==> flow/design.v <==
`timescale 1ns / 1ps
module fir
#(
    parameter   DIN_WIDTH    = 8    ,    
                FIR_TAP      = 16   ,    
                COEF_WIDTH   = 8    ,    
                DOUT_WIDTH   = 8        
)
(
    input           clk         ,
    input           rst_n       ,
    input           load_sw     ,                
    input       [ DIN_WIDTH-1:0]    data_in ,    
    input       [COEF_WIDTH-1:0]    coff_in ,    
    output      [DOUT_WIDTH-1:0]    data_out     
    );
localparam  PROD_WIDTH   = DIN_WIDTH + COEF_WIDTH,  
            ADD_WIDTH    = PROD_WIDTH + clogb2(FIR_TAP) ; 
reg [DIN_WIDTH-1:0] data_in_r;
wire [ADD_WIDTH-1:0] data_out_w;
reg [COEF_WIDTH-1:0] coff [FIR_TAP-1:0];     
wire [PROD_WIDTH-1:0] prod [FIR_TAP-1:0];    
reg [ADD_WIDTH-1:0] sum [FIR_TAP-1:0];       
always @(posedge clk or negedge rst_n) begin: LOAD
    integer i;
    if (!rst_n) begin
        for (i = 0; i <= FIR_TAP-1; i = i +1) begin
            coff[i] <= 'd0;
        end
        data_in_r <= 'd0;
    end else if(!load_sw) begin      
        coff[FIR_TAP-1] <= coff_in;
        for (i = FIR_TAP-1; i > 0; i = i -1) begin
            coff[i-1] <= coff[i];
        end
    end else begin
        data_in_r <= data_in;        
    end
end
genvar k;
generate
    for (k = 0; k < FIR_TAP; k = k + 1) begin
        assign prod[k] = data_in_r * coff[k];
    end
endgenerate
always @(posedge clk or negedge rst_n) begin: SOP
    integer m;
    if (!rst_n) begin
        for (m = 0; m < FIR_TAP; m = m + 1) begin
            sum[m] <= 'd0;
        end
    end else begin
        sum[FIR_TAP-1] <= prod[FIR_TAP-1];
        for (m = FIR_TAP-1; m > 0; m = m - 1) begin
            sum[m-1] <= prod[m-1] + sum[m];
        end
    end
end
assign data_out_w = sum[0];
assign data_out = data_out_w[ADD_WIDTH-1:ADD_WIDTH-DOUT_WIDTH];
function integer clogb2 (input integer depth);
    begin
        for(clogb2=0; depth>1; clogb2=clogb2+1)
        depth = depth >> 1;
    end
endfunction
endmodule
## Reports on fir

What the tools print for fir, step after step.
Line numbers count from 1 in the design file above.
Operators carry their Yosys type and port widths (W data, S select, Z words).
Cell names lack the library's common part.
The mark - stands for no value.

| inputs | value |
|---|---|
| design top | fir |
| clock port | clk |
| library | sky130hd |
| corner | tt_025C_1v80 |

## After elaboration

Counts by Yosys on the flattened word-level netlist (proc, flatten, opt, wreduce). Print and check cells are left out. Cells with the same type and inputs are merged into one.

| operators by class | value |
|---|---|
| add/sub/neg operators | 15 |
| multipliers | 16 |

Operators by type and width:

| operator | number |
|---|---|
| $mul A8 B8 Y16 | 16 |
| $add A16 B20 Y20 | 13 |
| $add A16 B17 Y18 | 1 |
| $add A16 B16 Y17 | 1 |

| bit counts | value |
|---|---|
| flip-flop bits (word level) | 449 |
| input bits | 19 |
| output and inout bits | 8 |
| word-level cells | 64 |

## Depth

Longest topological path by Yosys (ltp), each cell counted once; first at word level (registers and memories cut), then after technology mapping (sequential cells cut; the memories' decode and read muxes count).

| logic depth | value |
|---|---|
| word-level depth | 2 |
| ABC_AREA | 0 |
| depth in mapped cells | 21 |
| depth with buffers taken out | 18 |

## Mapped cells and area

Source: synth_stat.txt of the flow (Yosys; design flattened, memories mapped). It holds for the ABC_AREA given above (unset counts as 0); a run with the other value may have another netlist.

| synthesis totals | value |
|---|---|
| cell count | 5,725 |
| cell area after synthesis | 54,254.5 um^2 |
| sequential area | 10,860.4 um^2 |
| flip-flop cells | 434 |
| buffer cells | 230 |

Cell types:

| cell | number |
|---|---|
| fa_1 | 786 |
| dfrtp_1 | 434 |
| ha_1 | 641 |
| inv_1 | 1,479 |
| and2_1 | 555 |
| nand2_1 | 541 |
| mux2_2 | 136 |
| xnor2_1 | 144 |
| clkbuf_1 | 189 |
| a21oi_1 | 131 |
| a21o_1 | 74 |
| xor2_1 | 61 |
| o21ai_0 | 99 |
| nor2_1 | 77 |
| o21a_1 | 28 |
| nand2b_1 | 27 |
| o21bai_1 | 21 |
| buf_1 | 40 |

Other cell types: 51; their cells: 262.

## Timing after synthesis

Path of least setup slack by OpenSTA after synthesis, without wires, with an ideal clock, recovery checks aside; 20% of the period is set as input and as output delay. Where synthesis merged equal registers, the netlist keeps one of their names.

| path after synthesis | value |
|---|---|
| path kind | reg-to-reg |
| start point | register data_in_r[6] |
| end point | register sum[1][16] |
| period | 7,000 ps |
| setup time | 124 ps |
| data arrival time | 4,844 ps |
| path slack | 2,033 ps |
| delay of the path | 4,968 ps |
| stages on the path | 20 |
| period reached after synthesis | 4,967 ps |

"delay of the path" is the arrival time less input delay plus setup time.
"stages on the path": output pins that drive a net of the path, with the launching flip-flop's if there is one; two outputs of one cell count as two.
"period reached after synthesis" is the clock period less the worst setup slack; recovery checks do not enter. This is arithmetic on one report: input and output delays are still those of the set period (20% each).
The rows between start and end are the longest chain of elaborated cells between them; the timing report does not say that the signal goes this way. Where chains are equally long, one stands for them.
Each line given opens the expression or statement behind the cell; cells for indexed reads and writes are added by Yosys, which also makes memories of some case tables.

| on the way, after synthesis | value |
|---|---|
| path through | dfrtp_1 > clkbuf_1 > clkbuf_1 > clkbuf_1 > nand2_1 > fa_1 > inv_1 > fa_1 > inv_1 > fa_1 > fa_1 > inv_1 > ha_1 > o21ai_0 > nor2_1 > or4_1 > a31oi_1 > o21ai_1 > or2_2 > xor2_1 |
| cells in the longest elaborated chain | 2 |

Ends and longest elaborated chain, after synthesis:

| element | RTL line | RTL |
|---|---|---|
| from (decl) | 19 | `reg [DIN_WIDTH-1:0] data_in_r;` |
| from (assign) | 30 | `data_in_r <= 'd0;` |
| from (assign) | 37 | `data_in_r <= data_in;` |
| $mul A8 B8 Y16 | 43 | `assign prod[k] = data_in_r * coff[k];` |
| $add A16 B20 Y20 | 55 | `sum[m-1] <= prod[m-1] + sum[m];` |
| to (assign) | 50 | `sum[m] <= 'd0;` |
| to (assign) | 55 |  |
| to (decl) | 23 | `reg [ADD_WIDTH-1:0] sum [FIR_TAP-1:0];` |

## Path in the finished layout

Path of least setup slack in the final report of entry B (OpenROAD, finished layout, wires in). Where an end is a register, its clock arrival counts in the times.
The path's times are printed in steps of 10 ps; the period is the one set.

| path post-layout | value |
|---|---|
| path kind | reg-to-reg |
| start point | register data_in_r[3] |
| end point | register sum[14][16] |
| period | 3,990 ps |
| setup time | 80 ps |
| data arrival time | 5,530 ps |
| path slack | -960 ps |
| stages on the path | 16 |

The rows between start and end are the longest chain of elaborated cells between them; the timing report does not say that the signal goes this way. Where chains are equally long, one stands for them.

| on the way, post-layout | value |
|---|---|
| path through | dfrtp_4 > buf_8 > and2_1 > fa_2 > fa_1 > inv_2 > fa_1 > fa_1 > inv_2 > ha_4 > and2_4 > a311o_1 > or3_4 > a311o_2 > o31ai_4 > xor2_1 |
| cells in the longest elaborated chain | 2 |

Ends and longest elaborated chain, post-layout:

| element | RTL line | RTL |
|---|---|---|
| from (decl) | 19 | `reg [DIN_WIDTH-1:0] data_in_r;` |
| from (assign) | 30 | `data_in_r <= 'd0;` |
| from (assign) | 37 | `data_in_r <= data_in;` |
| $mul A8 B8 Y16 | 43 | `assign prod[k] = data_in_r * coff[k];` |
| $add A16 B16 Y17 | 55 | `sum[m-1] <= prod[m-1] + sum[m];` |
| to (assign) | 50 | `sum[m] <= 'd0;` |
| to (assign) | 55 |  |

Data sheet: physical implementation of fir

Design fir on sky130hd. What follows are 4 stored runs of the flow, each under its own settings; their order means nothing. The constraints put input and output delay at 20% of the set period each and load the outputs with 0.01 pF.
"achieved clock period" means the clock period less the worst setup slack. The figure is calculated, with input and output delays left at 20% of the set period.
"critical setup path time" is the time allowed to the run's worst setup path (the clock period less input and output delay, where it has them) less its slack. Clock arrival times count: a late capture clock shortens it, a late launch clock lengthens it.
"critical setup path time" is known to 10 ps.
Settings: . = not set for that run.
Among the results, . means that no value is shown for the run.

| run name | CAP_MARGIN | CELL_PAD_IN_SITES_DETAIL_PLACEMENT | CELL_PAD_IN_SITES_GLOBAL_PLACEMENT | CORE_UTILIZATION | CTS_CLUSTER_DIAMETER | MIN_ROUTING_LAYER | PLACE_DENSITY | SLEW_MARGIN | period_ns | CORE_MARGIN | ABC_AREA | CORE_ASPECT_RATIO | MAX_ROUTING_LAYER | PLACE_DENSITY_LB_ADDON | HOLD_SLACK_MARGIN | SETUP_SLACK_MARGIN | TNS_END_PERCENT | synthesis area (um^2) | die outline area (um^2) | standard-cell area of the final layout (um^2) | utilization of the finished layout (%) | worst setup slack after layout (ps) | sum of negative setup slack (ps) | achieved clock period (ps) | critical setup path time (ps) | worst setup path kind |
|---|---|---|---|---|---|---|---|---|---|---|---|---|---|---|---|---|---|---|---|---|---|---|---|---|---|---|
| entry A | 15 | 1 | 1 | 72 | 338 | met2 | 0.42 | 20 | 5.72 | 2 | . | . | . | . | . | . | . | . | . | . | . | . | . | . | . | . |
| entry B | 20 | . | 1 | 43 | . | met2 | . | 25 | 3.99 | 2 | 0 | 1.88 | met4 | 0.18 | . | . | . | 54,254.5 | 129,172.0 | 69,282.7 | 55.4 | -960 | -107,485 | 4,950 | 4,950 | reg-to-reg |
| entry C | 20 | . | . | 40 | . | . | . | 20 | 3.25 | 2 | . | . | . | . | . | . | . | 54,254.5 | 138,600.0 | 70,405.0 | 52.2 | -1,580 | -252,734 | 4,830 | 4,830 | reg-to-reg |
| entry D | 20 | 2 | . | 40 | 116 | met2 | . | 20 | 5.89 | 2 | 1 | 1.85 | met5 | . | 0.02 | 1.26 | 15 | . | . | . | . | . | . | . | . | . |

Entry A: stopped before the end: placement reported DPL-0033
Entry D: stopped before the end: routing reported GRT-0116
